==> flow/design.v <==
module ahb (
            hclk
           ,hresetn
           ,htrans
           ,haddr
           ,hwdata
           ,hready_in
           ,hsel
           ,hwrite
           ,hsize
           ,hresp
           ,hready_out
           ,hrdata
           ,frame_num    
           ,sample_in_frame
           ,com_2_ovl
           ,max_point_fft_core
           ,alpha
           ,quarter
           ,fft_num
           ,fft_stage_number
           ,mel_num
           ,cep_num
           ,trigger
           );
input hclk;                       
input hresetn;                    
input [1:0]htrans;
input [11:0]haddr;
input [31:0]hwdata;
input hready_in;
input hsel;
input hwrite;
input [2:0]hsize;
output [1:0]hresp;
output hready_out;
output [31:0]hrdata; 
output [31:0]frame_num;            
output [31:0]sample_in_frame;      
output [31:0]com_2_ovl;            
output [31:0]max_point_fft_core;   
output [31:0]alpha;                
output [31:0]quarter;              
output [31:0]fft_num;              
output [31:0]fft_stage_number;     
output [31:0]mel_num;              
output [31:0]cep_num;              
output trigger;                    
wire hclk;
wire hresetn;
wire [1:0]htrans;
wire [11:0]haddr;
wire [31:0]hwdata;
wire hready_in;
wire hsel;
wire hwrite;
wire [2:0]hsize;
wire [1:0]hresp;
wire hready_out;
reg [31:0]hrdata; 
reg [31:0]frame_num;
reg [31:0]sample_in_frame;
reg [31:0]com_2_ovl;
reg [31:0]max_point_fft_core;
reg [31:0]alpha;
reg [31:0]quarter;
reg [31:0]fft_num;
reg [31:0]fft_stage_number;
reg [31:0]mel_num;
reg [31:0]cep_num;
reg [31:0]trigger_reg;
wire trigger;
reg wr_frame_num_sel;          
reg wr_sample_in_frame_sel;
reg wr_com_2_ovl_sel;
reg wr_max_point_fft_core_sel;
reg wr_alpha_sel;
reg wr_quarter_sel;
reg wr_fft_num_sel;
reg wr_fft_stage_number_sel;
reg wr_mel_num_sel;
reg wr_cep_num_sel;
reg wr_trigger_sel;
wire rd_frame_num_sel;
wire rd_sample_in_frame_sel;
wire rd_com_2_ovl_sel;
wire rd_max_point_fft_core_sel;
wire rd_alpha_sel;
wire rd_quarter_sel;
wire rd_fft_num_sel;
wire rd_fft_stage_number_sel;
wire rd_mel_num_sel;
wire rd_cep_num_sel;
wire rd_trigger_sel;
wire [31:0]nxt_frame_num;
wire [31:0]nxt_sample_in_frame;
wire [31:0]nxt_com_2_ovl;
wire [31:0]nxt_max_point_fft_core;
wire [31:0]nxt_alpha;
wire [31:0]nxt_quarter;
wire [31:0]nxt_fft_num;
wire [31:0]nxt_fft_stage_number;
wire [31:0]nxt_mel_num;
wire [31:0]nxt_cep_num;
wire [31:0]nxt_trigger_reg;
reg [2:0]temp_hsize;
wire [10:0]rd_sel_reg;
reg [31:0]nxt_hrdata;
wire wr_en;
wire rd_en;
assign wr_en = htrans[1] & hready_in & hsel & hwrite;
assign rd_en = htrans[1] & hready_in & hsel & ~hwrite;
always @(posedge hclk or negedge hresetn) begin
  if (!hresetn) begin
    wr_frame_num_sel <= 1'b0; 
  end
  else begin
    if (wr_en && (haddr[11:0] == 12'h000)) begin      
      wr_frame_num_sel <= 1'b1;
    end
    else begin
      wr_frame_num_sel <= 1'b0;
    end        
  end        
end        
always @(posedge hclk or negedge hresetn) begin
  if (!hresetn) begin
    wr_sample_in_frame_sel <= 1'b0; 
  end
  else begin
    if (wr_en && (haddr[11:0] == 12'h001)) begin      
      wr_sample_in_frame_sel <= 1'b1;
    end
    else begin
      wr_sample_in_frame_sel <= 1'b0;
    end        
  end        
end        
always @(posedge hclk or negedge hresetn) begin
  if (!hresetn) begin
    wr_com_2_ovl_sel <= 1'b0; 
  end
  else begin
    if (wr_en && (haddr[11:0] == 12'h002)) begin      
      wr_com_2_ovl_sel <= 1'b1;
    end
    else begin
      wr_com_2_ovl_sel <= 1'b0;
    end        
  end        
end        
always @(posedge hclk or negedge hresetn) begin
  if (!hresetn) begin
    wr_max_point_fft_core_sel <= 1'b0; 
  end
  else begin
    if (wr_en && (haddr[11:0] == 12'h003)) begin      
      wr_max_point_fft_core_sel <= 1'b1;
    end
    else begin
      wr_max_point_fft_core_sel <= 1'b0;
    end        
  end        
end        
always @(posedge hclk or negedge hresetn) begin
  if (!hresetn) begin
    wr_alpha_sel <= 1'b0; 
  end
  else begin
    if (wr_en && (haddr[11:0] == 12'h004)) begin      
      wr_alpha_sel <= 1'b1;
    end
    else begin
      wr_alpha_sel <= 1'b0;
    end        
  end        
end        
always @(posedge hclk or negedge hresetn) begin
  if (!hresetn) begin
    wr_quarter_sel <= 1'b0; 
  end
  else begin
    if (wr_en && (haddr[11:0] == 12'h005)) begin      
      wr_quarter_sel <= 1'b1;
    end
    else begin
      wr_quarter_sel <= 1'b0;
    end        
  end        
end        
always @(posedge hclk or negedge hresetn) begin
  if (!hresetn) begin
    wr_fft_num_sel <= 1'b0; 
  end
  else begin
    if (wr_en && (haddr[11:0] == 12'h006)) begin      
      wr_fft_num_sel <= 1'b1;
    end
    else begin
      wr_fft_num_sel <= 1'b0;
    end        
  end        
end        
always @(posedge hclk or negedge hresetn) begin
  if (!hresetn) begin
    wr_fft_stage_number_sel <= 1'b0; 
  end
  else begin
    if (wr_en && (haddr[11:0] == 12'h007)) begin      
      wr_fft_stage_number_sel <= 1'b1;
    end
    else begin
      wr_fft_stage_number_sel <= 1'b0;
    end        
  end        
end        
always @(posedge hclk or negedge hresetn) begin
  if (!hresetn) begin
    wr_mel_num_sel <= 1'b0; 
  end
  else begin
    if (wr_en && (haddr[11:0] == 12'h008)) begin      
      wr_mel_num_sel <= 1'b1;
    end
    else begin
      wr_mel_num_sel <= 1'b0;
    end        
  end        
end        
always @(posedge hclk or negedge hresetn) begin
  if (!hresetn) begin
    wr_cep_num_sel <= 1'b0; 
  end
  else begin
    if (wr_en && (haddr[11:0] == 12'h009)) begin      
      wr_cep_num_sel <= 1'b1;
    end
    else begin
      wr_cep_num_sel <= 1'b0;
    end        
  end        
end        
always @(posedge hclk or negedge hresetn) begin
  if (!hresetn) begin
    wr_trigger_sel <= 1'b0; 
  end
  else begin
    if (wr_en && (haddr[11:0] == 12'h00a)) begin      
      wr_trigger_sel <= 1'b1;
    end
    else begin
      wr_trigger_sel <= 1'b0;
    end        
  end        
end        
assign rd_frame_num_sel =          (rd_en & (haddr[11:0] == 12'h000))? 1'b1:1'b0;
assign rd_sample_in_frame_sel =    (rd_en & (haddr[11:0] == 12'h001))? 1'b1:1'b0;
assign rd_com_2_ovl_sel =          (rd_en & (haddr[11:0] == 12'h002))? 1'b1:1'b0;
assign rd_max_point_fft_core_sel = (rd_en & (haddr[11:0] == 12'h003))? 1'b1:1'b0;
assign rd_alpha_sel =              (rd_en & (haddr[11:0] == 12'h004))? 1'b1:1'b0;
assign rd_quarter_sel =            (rd_en & (haddr[11:0] == 12'h005))? 1'b1:1'b0;
assign rd_fft_num_sel =            (rd_en & (haddr[11:0] == 12'h006))? 1'b1:1'b0;
assign rd_fft_stage_number_sel =   (rd_en & (haddr[11:0] == 12'h007))? 1'b1:1'b0;
assign rd_mel_num_sel =            (rd_en & (haddr[11:0] == 12'h008))? 1'b1:1'b0;
assign rd_cep_num_sel =            (rd_en & (haddr[11:0] == 12'h009))? 1'b1:1'b0;
assign rd_trigger_sel =            (rd_en & (haddr[11:0] == 12'h00a))? 1'b1:1'b0;
always @(posedge hclk or negedge hresetn) begin
  if (!hresetn) begin
    temp_hsize <= 3'b0; 
  end
  else begin
    temp_hsize <= hsize; 
  end
end        
assign nxt_frame_num =          (wr_frame_num_sel &          (temp_hsize == 2'h2))? hwdata[31:0]:frame_num;
assign nxt_sample_in_frame =    (wr_sample_in_frame_sel &    (temp_hsize == 2'h2))? hwdata[31:0]:sample_in_frame;
assign nxt_com_2_ovl =          (wr_com_2_ovl_sel &          (temp_hsize == 2'h2))? hwdata[31:0]:com_2_ovl;
assign nxt_max_point_fft_core = (wr_max_point_fft_core_sel & (temp_hsize == 2'h2))? hwdata[31:0]:max_point_fft_core;
assign nxt_alpha =              (wr_alpha_sel &              (temp_hsize == 2'h2))? hwdata[31:0]:alpha;
assign nxt_quarter =            (wr_quarter_sel &            (temp_hsize == 2'h2))? hwdata[31:0]:quarter;
assign nxt_fft_num =            (wr_fft_num_sel &            (temp_hsize == 2'h2))? hwdata[31:0]:fft_num;
assign nxt_fft_stage_number =   (wr_fft_stage_number_sel &   (temp_hsize == 2'h2))? hwdata[31:0]:fft_stage_number;
assign nxt_mel_num =            (wr_mel_num_sel &            (temp_hsize == 2'h2))? hwdata[31:0]:mel_num;
assign nxt_cep_num =            (wr_cep_num_sel &            (temp_hsize == 2'h2))? hwdata[31:0]:cep_num;
assign nxt_trigger_reg =        (wr_trigger_sel &            (temp_hsize == 2'h2))? {31'b0,hwdata[0]}:trigger_reg;
always @(posedge hclk or negedge hresetn) begin
  if (!hresetn) begin
    frame_num <= 32'b0; 
  end
  else begin
    frame_num <= nxt_frame_num;
  end        
end        
always @(posedge hclk or negedge hresetn) begin
  if (!hresetn) begin
    sample_in_frame <= 32'b0; 
  end
  else begin
    sample_in_frame <= nxt_sample_in_frame;
  end        
end        
always @(posedge hclk or negedge hresetn) begin
  if (!hresetn) begin
    com_2_ovl <= 32'b0; 
  end
  else begin
    com_2_ovl <= nxt_com_2_ovl;
  end        
end        
always @(posedge hclk or negedge hresetn) begin
  if (!hresetn) begin
    max_point_fft_core <= 32'b0; 
  end
  else begin
    max_point_fft_core <= nxt_max_point_fft_core;
  end        
end        
always @(posedge hclk or negedge hresetn) begin
  if (!hresetn) begin
    alpha <= 32'b0; 
  end
  else begin
    alpha <= nxt_alpha;
  end        
end        
always @(posedge hclk or negedge hresetn) begin
  if (!hresetn) begin
    quarter <= 32'b0; 
  end
  else begin
    quarter <= nxt_quarter;
  end        
end        
always @(posedge hclk or negedge hresetn) begin
  if (!hresetn) begin
    fft_num <= 32'b0; 
  end
  else begin
    fft_num <= nxt_fft_num;
  end        
end        
always @(posedge hclk or negedge hresetn) begin
  if (!hresetn) begin
    fft_stage_number <= 32'b0; 
  end
  else begin
    fft_stage_number <= nxt_fft_stage_number;
  end        
end        
always @(posedge hclk or negedge hresetn) begin
  if (!hresetn) begin
    mel_num <= 32'b0; 
  end
  else begin
    mel_num <= nxt_mel_num;
  end        
end        
always @(posedge hclk or negedge hresetn) begin
  if (!hresetn) begin
    cep_num <= 32'b0; 
  end
  else begin
    cep_num <= nxt_cep_num;
  end        
end        
always @(posedge hclk or negedge hresetn) begin
  if (!hresetn) begin
    trigger_reg <= 32'b0; 
  end
  else begin
    trigger_reg <= nxt_trigger_reg;
  end        
end        
assign trigger = trigger_reg[0];
assign rd_sel_reg = {rd_trigger_sel,rd_cep_num_sel,rd_mel_num_sel,rd_fft_stage_number_sel,rd_fft_num_sel,rd_quarter_sel,rd_alpha_sel,rd_max_point_fft_core_sel,rd_com_2_ovl_sel,rd_sample_in_frame_sel,rd_frame_num_sel}; 
always @(rd_sel_reg or nxt_frame_num or nxt_sample_in_frame or nxt_com_2_ovl or nxt_max_point_fft_core or nxt_alpha or nxt_quarter or nxt_fft_num or nxt_fft_stage_number or nxt_mel_num or nxt_cep_num or nxt_trigger_reg) begin
  case (rd_sel_reg)
    11'b000_0000_0001: nxt_hrdata = nxt_frame_num;
    11'b000_0000_0010: nxt_hrdata = nxt_sample_in_frame;
    11'b000_0000_0100: nxt_hrdata = nxt_com_2_ovl;
    11'b000_0000_1000: nxt_hrdata = nxt_max_point_fft_core;
    11'b000_0001_0000: nxt_hrdata = nxt_alpha;
    11'b000_0010_0000: nxt_hrdata = nxt_quarter;
    11'b000_0100_0000: nxt_hrdata = nxt_fft_num;
    11'b000_1000_0000: nxt_hrdata = nxt_fft_stage_number;
    11'b001_0000_0000: nxt_hrdata = nxt_mel_num;
    11'b010_0000_0000: nxt_hrdata = nxt_cep_num;
    11'b100_0000_0000: nxt_hrdata = {31'b0, nxt_trigger_reg[0]};
    default:           nxt_hrdata = 32'b0;
  endcase        
end        
always @(posedge hclk or negedge hresetn) begin
  if (!hresetn) begin
    hrdata <= 32'b0; 
  end
  else begin
    hrdata <= nxt_hrdata;
  end        
end        
assign hresp = 2'b0;
assign hready_out = 1'b1;
endmodule
Memo
Re: synthesis data of ahb

* Reports on ahb
Each step is given for the RTL above and for the edited RTL.
"original" refers to lines of the RTL above, "edited" to lines of the edited file.
"difference" is "edited" less "original", of the values as shown.
Cell names lack the library's common part.
A cell with n/a has no value.
- Top :: ahb
- Clock port :: hclk
- Cell library :: sky130hd
- Timing corner :: tt_025C_1v80

* Diff
Unified diff, file above to edited file.
A script made this edit. It changes what the design does and was not meant as an optimisation.
#+begin_src diff
@@ -106,5 +106,5 @@
 reg [2:0]temp_hsize;
 wire [10:0]rd_sel_reg;
-reg [31:0]nxt_hrdata;
+reg [23:0]nxt_hrdata;
 wire wr_en;
 wire rd_en;
#+end_src

* After elaboration
Counts by Yosys on the flattened word-level netlist (proc, flatten, opt, wreduce; memories kept). Register bits leave out memories and registers merged into their read ports (data or address); mux counts leave out enables and synchronous resets folded into registers. Print and check cells are left out. Cells with the same type and inputs are merged into one.
** Bit counts
- input port bits :: original 54, edited 54, difference 0
- RAM bits :: original 0, edited 0, difference 0
- elaborated cells :: original 119, edited 129, difference +10
- bits in read-only memories :: original 0, edited 0, difference 0
- output and inout port bits :: original 356, edited 356, difference 0
- memory cells :: original 0, edited 0, difference 0
- bits in latches :: original 0, edited 0, difference 0
- clocked read ports x word width :: original 0, edited 0, difference 0
- register bits after elaboration :: original 367, edited 359, difference -8
** Cells by class
- order comparisons :: original 0, edited 0, difference 0
- equality and inequality tests :: original 22, edited 22, difference 0
- multiply operators :: original 0, edited 0, difference 0
- mux-type cells :: original 34, edited 34, difference 0
- reductions and logical operators :: original 12, edited 12, difference 0
- shift-type cells :: original 0, edited 0, difference 0
- bitwise operators :: original 27, edited 27, difference 0
- divide/modulo/power cells :: original 0, edited 0, difference 0
- add/sub/neg operators :: original 0, edited 0, difference 0
** Operators by type and width
- 2-to-1 mux 32 bit :: original 10, edited 0, difference -10
- 2-to-1 mux 24 bit :: original 0, edited 10, difference +10
- parallel mux 32 bit (select 11 bit) :: original 1, edited 0, difference -1
- parallel mux 24 bit (select 11 bit) :: original 0, edited 1, difference +1
Operator kinds equal on both sides are left out: 21.

* Depth
Yosys ltp: most cells in a row. Word level: on the elaborated netlist, between registers, memories and ports. Mapped: between sequential cells and ports; inverters and the memories' decode and read muxes count.
** Depth
- word-level depth :: original 7, edited 7, difference 0
- ABC_AREA :: original 0, edited 0
- mapped depth :: original 9, edited 9, difference 0
- depth with buffers taken out :: original 5, edited 5, difference 0

* Synthesis result
The flow's flattened synthesis, as Yosys stat reports it; memories are mapped. The netlist is that of the ABC_AREA named above (0 if unset); the other value can give another one.
** Cell types
- nand2b_1 :: original 0, edited 142, difference +142
- a22o_1 :: original 83, edited 0, difference -83
- inv_1 :: original 26, edited 98, difference +72
- mux2i_1 :: original 26, edited 98, difference +72
- mux2_2 :: original 274, edited 218, difference -56
- a2111o_1 :: original 56, edited 0, difference -56
- and2_1 :: original 51, edited 14, difference -37
- o22ai_1 :: original 13, edited 49, difference +36
- nand4_1 :: original 8, edited 30, difference +22
- and4bb_1 :: original 7, edited 26, difference +19
- mux2_4 :: original 17, edited 0, difference -17
- clkbuf_1 :: original 41, edited 25, difference -16
- buf_4 :: original 4, edited 20, difference +16
- buf_6 :: original 11, edited 24, difference +13
- and4_1 :: original 12, edited 1, difference -11
- dfrtp_1 :: original 367, edited 359, difference -8
- nor2b_1 :: original 7, edited 0, difference -7
- and4bb_2 :: original 4, edited 8, difference +4
Cell types equal on both sides are left out: 9.
Not every row of either side is listed.
** Synthesis totals
- buffers :: original 93, edited 105, difference +12
- synthesis area (µm²) :: original 15862.7, edited 15865.2, difference +2.5
- mapped flip-flops :: original 367, edited 359, difference -8
- sequential area (µm²) :: original 9183.8, edited 8983.6, difference -200.2
- cells in the netlist :: original 1100, edited 1206, difference +106

* Path before layout
Source: OpenSTA report_checks on the synthesized netlist (no wires, ideal clock, input and output delay 20% of the period each), path of least setup slack; recovery checks are left aside. Register names are those of the netlist, which keeps one name where synthesis merged equal registers.
** Timing path after synthesis
- path kind :: original input -> register, edited input -> register
- from :: original input hsel, edited input haddr[9]
- to :: original register hrdata[19], edited register hrdata[1]
- external input delay (ns) :: original 2.000, edited 2.000, difference 0.000
- clock period (ns) :: original 10.0, edited 10.0, difference 0.0
- data arrival time (ns) :: original 3.799, edited 3.328, difference -0.471
- delay of the path (ns) :: original 1.928, edited 1.400, difference -0.528
- time at the first pin (ns) :: original 2.000, edited 2.000, difference 0.000
- setup slack (ns) :: original 6.073, edited 6.600, difference +0.527
- setup time (ns) :: original 0.129, edited 0.072, difference -0.057
- driving pins on the path :: original 8, edited 7, difference -1
- data required time (ns) :: original 9.871, edited 9.928, difference +0.057
- path buffers :: original 3, edited 2, difference -1
- period reached after synthesis (ns) :: original 3.927, edited 3.4, difference -0.527
"delay of the path" is the arrival time less input delay plus setup time.
"driving pins on the path" counts driving pins, that of a launching flip-flop among them; a cell with two outputs on the path counts twice.
"period reached after synthesis" is the clock period less the worst setup slack; recovery checks do not enter. This is arithmetic on one report: input and output delays are still those of the set period (20% each).
Between the ends stands the longest chain of elaborated cells between them, by number of cells; it is not shown to be the way that was timed. Of several equally long chains one is given.
Each line given opens the expression or statement behind the cell; cells for indexed reads and writes are added by Yosys, which also makes memories of some case tables.
On the way, after synthesis, original:
- Path through :: and4b_1 -> clkbuf_1 -> and4_1 -> clkbuf_1 -> buf_2 -> a22o_1 -> a2111o_1 -> a2111o_1
- Length of the longest elaborated chain :: 6
- Elaborated cells on any way between the ends :: 36
- Classes of those cells :: eq/ne: 11; mux: 12; logic: 13
** Ends and longest elaborated chain, after synthesis, original
- from (decl) :: RTL line 32 : input hsel;
- AND 1 bit x2 :: RTL line 112 : assign rd_en = htrans[1] & hready_in & hsel & ~hwrite;
- AND 1 bit :: RTL line 256 : assign rd_frame_num_sel =          (rd_en & (haddr[11:0] == 12'h000))? 1'b1:1'b0;
- 2-to-1 mux 1 bit :: RTL line 256
- equality test 11 bit :: RTL line 377 : case (rd_sel_reg)
- parallel mux 32 bit (select 11 bit) :: RTL line 377
- to (assign) :: RTL line 394 : hrdata <= 32'b0;
- to (assign) :: RTL line 397 : hrdata <= nxt_hrdata;
- to (decl) :: RTL line 37 : output [31:0]hrdata;
On the way, after synthesis, edited:
- Path through :: nor4_4 -> buf_4 -> nand4_1 -> buf_2 -> o22ai_1 -> and4bb_1 -> nand4b_1
- Length of the longest elaborated chain :: 5
- Elaborated cells on any way between the ends :: 45
- Classes of those cells :: eq/ne: 21; mux: 12; logic: 11; reduce/logical: 1
** Ends and longest elaborated chain, after synthesis, edited
- from (decl) :: RTL line 29 : input [11:0]haddr;
- logical NOT 12 bit :: RTL line 256 : assign rd_frame_num_sel =          (rd_en & (haddr[11:0] == 12'h000))? 1'b1:1'b0;
- AND 1 bit :: RTL line 256
- 2-to-1 mux 1 bit :: RTL line 256
- equality test 11 bit :: RTL line 377 : case (rd_sel_reg)
- parallel mux 24 bit (select 11 bit) :: RTL line 377
- to (assign) :: RTL line 394 : hrdata <= 32'b0;
- to (assign) :: RTL line 397 : hrdata <= nxt_hrdata;
- to (decl) :: RTL line 37 : output [31:0]hrdata;

* Timing after layout
Path of least setup slack in the final report of each run of pair A (OpenROAD, finished layout, wires in). Where an end is a register, its clock arrival counts in the times.
** Timing path post-layout
- path kind :: original input -> register, edited register -> register
- from :: original input haddr[3], edited register temp_hsize[0]
- to :: original register hrdata[24], edited register hrdata[0]
- external input delay (ns) :: original 0.89
- setup slack (ns) :: original 1.16, edited 1.65, difference +0.49
- driving pins on the path :: original 6, edited 7, difference +1
- time at the first pin (ns) :: original 0.89, edited 0.53, difference -0.36
- data required time (ns) :: original 4.91, edited 4.83, difference -0.08
- setup time (ns) :: original 0.06, edited 0.13, difference +0.07
- path buffers :: original 1, edited 1, difference 0
- data arrival time (ns) :: original 3.74, edited 3.18, difference -0.56
- clock period (ns) :: original 4.44, edited 4.44, difference 0.00
Between the ends stands the longest chain of elaborated cells between them, by number of cells; it is not shown to be the way that was timed. Of several equally long chains one is given.
On the way, post-layout, original:
- Path through :: clkdlybuf4s50_1 -> nor4bb_1 -> and4_2 -> a22o_1 -> a2111o_1 -> a2111o_1
- Length of the longest elaborated chain :: 5
- Elaborated cells on any way between the ends :: 45
- Classes of those cells :: eq/ne: 21; mux: 12; logic: 11; reduce/logical: 1
** Ends and longest elaborated chain, post-layout, original
- from (decl) :: RTL line 29 : input [11:0]haddr;
- logical NOT 12 bit :: RTL line 256 : assign rd_frame_num_sel =          (rd_en & (haddr[11:0] == 12'h000))? 1'b1:1'b0;
- AND 1 bit :: RTL line 256
- 2-to-1 mux 1 bit :: RTL line 256
- equality test 11 bit :: RTL line 377 : case (rd_sel_reg)
- parallel mux 32 bit (select 11 bit) :: RTL line 377
- to (assign) :: RTL line 394 : hrdata <= 32'b0;
- to (assign) :: RTL line 397 : hrdata <= nxt_hrdata;
- to (decl) :: RTL line 37 : output [31:0]hrdata;
On the way, post-layout, edited:
- Path through :: dfrtp_1 -> and4bb_2 -> buf_4 -> mux2i_1 -> o22ai_1 -> nor4b_2 -> nand4_1
- Length of the longest elaborated chain :: 4
- Elaborated cells on any way between the ends :: 24
- Classes of those cells :: eq/ne: 1; mux: 12; logic: 11
** Ends and longest elaborated chain, post-layout, edited
- from (decl) :: RTL line 106 : reg [2:0]temp_hsize;
- from (assign) :: RTL line 269 : temp_hsize <= 3'b0;
- from (assign) :: RTL line 272 : temp_hsize <= hsize;
- equality test 3 x 2 -> 1 bit :: RTL line 285 : assign nxt_trigger_reg =        (wr_trigger_sel &            (temp_hsize == 2'h2))? {31'b0,hwdata[0]}:trigger_ ...
- AND 1 bit :: RTL line 285
- 2-to-1 mux 1 bit :: RTL line 285
- parallel mux 24 bit (select 11 bit) :: RTL line 377 : case (rd_sel_reg)
- to (assign) :: RTL line 394 : hrdata <= 32'b0;
- to (assign) :: RTL line 397 : hrdata <= nxt_hrdata;
- to (decl) :: RTL line 37 : output [31:0]hrdata;

* Flow runs
Both versions went through the flow (Yosys, OpenROAD) with the same settings in each pair. Constraints: input delay and output delay 20% of the set period each, output load 0.01 pF.
Flow settings, pair A:
- CORE_UTILIZATION :: 40
- period_ns :: 4.44
- CAP_MARGIN :: 20
- CORE_MARGIN :: 2
- SLEW_MARGIN :: 20
** Results, pair A
- total negative slack on setup checks (ns) :: original 0.000, edited 0.000, difference 0.000
- full die area (µm²) :: original 41265.9, edited 41272.0, difference +6.1
- lowest setup slack (ns) :: original 1.163, edited 1.649, difference +0.486
- standard-cell area after routing (µm²) :: original 21598.2, edited 21516.9, difference -81.3
- chip area after synthesis (Yosys) (µm²) :: original 15862.7, edited 15865.2, difference +2.5
- utilization after layout (%) :: original 55.5, edited 55.3, difference -0.2
Flow settings, pair B:
- CAP_MARGIN :: 30
- CELL_PAD_IN_SITES_GLOBAL_PLACEMENT :: 0
- CORE_MARGIN :: 4
- CORE_UTILIZATION :: 42
- CTS_CLUSTER_SIZE :: 43
- MAX_ROUTING_LAYER :: met4
- TNS_END_PERCENT :: 100
- period_ns :: 4.81
- SLEW_MARGIN :: 20
** Results, pair B
- total negative slack on setup checks (ns) :: original 0.000, edited 0.000, difference 0.000
- full die area (µm²) :: original 40941.5, edited 40947.5, difference +6.0
- lowest setup slack (ns) :: original 1.433, edited 1.960, difference +0.527
- standard-cell area after routing (µm²) :: original 21699.6, edited 21541.9, difference -157.7
- chip area after synthesis (Yosys) (µm²) :: original 15862.7, edited 15865.2, difference +2.5
- utilization after layout (%) :: original 58.7, edited 58.3, difference -0.4
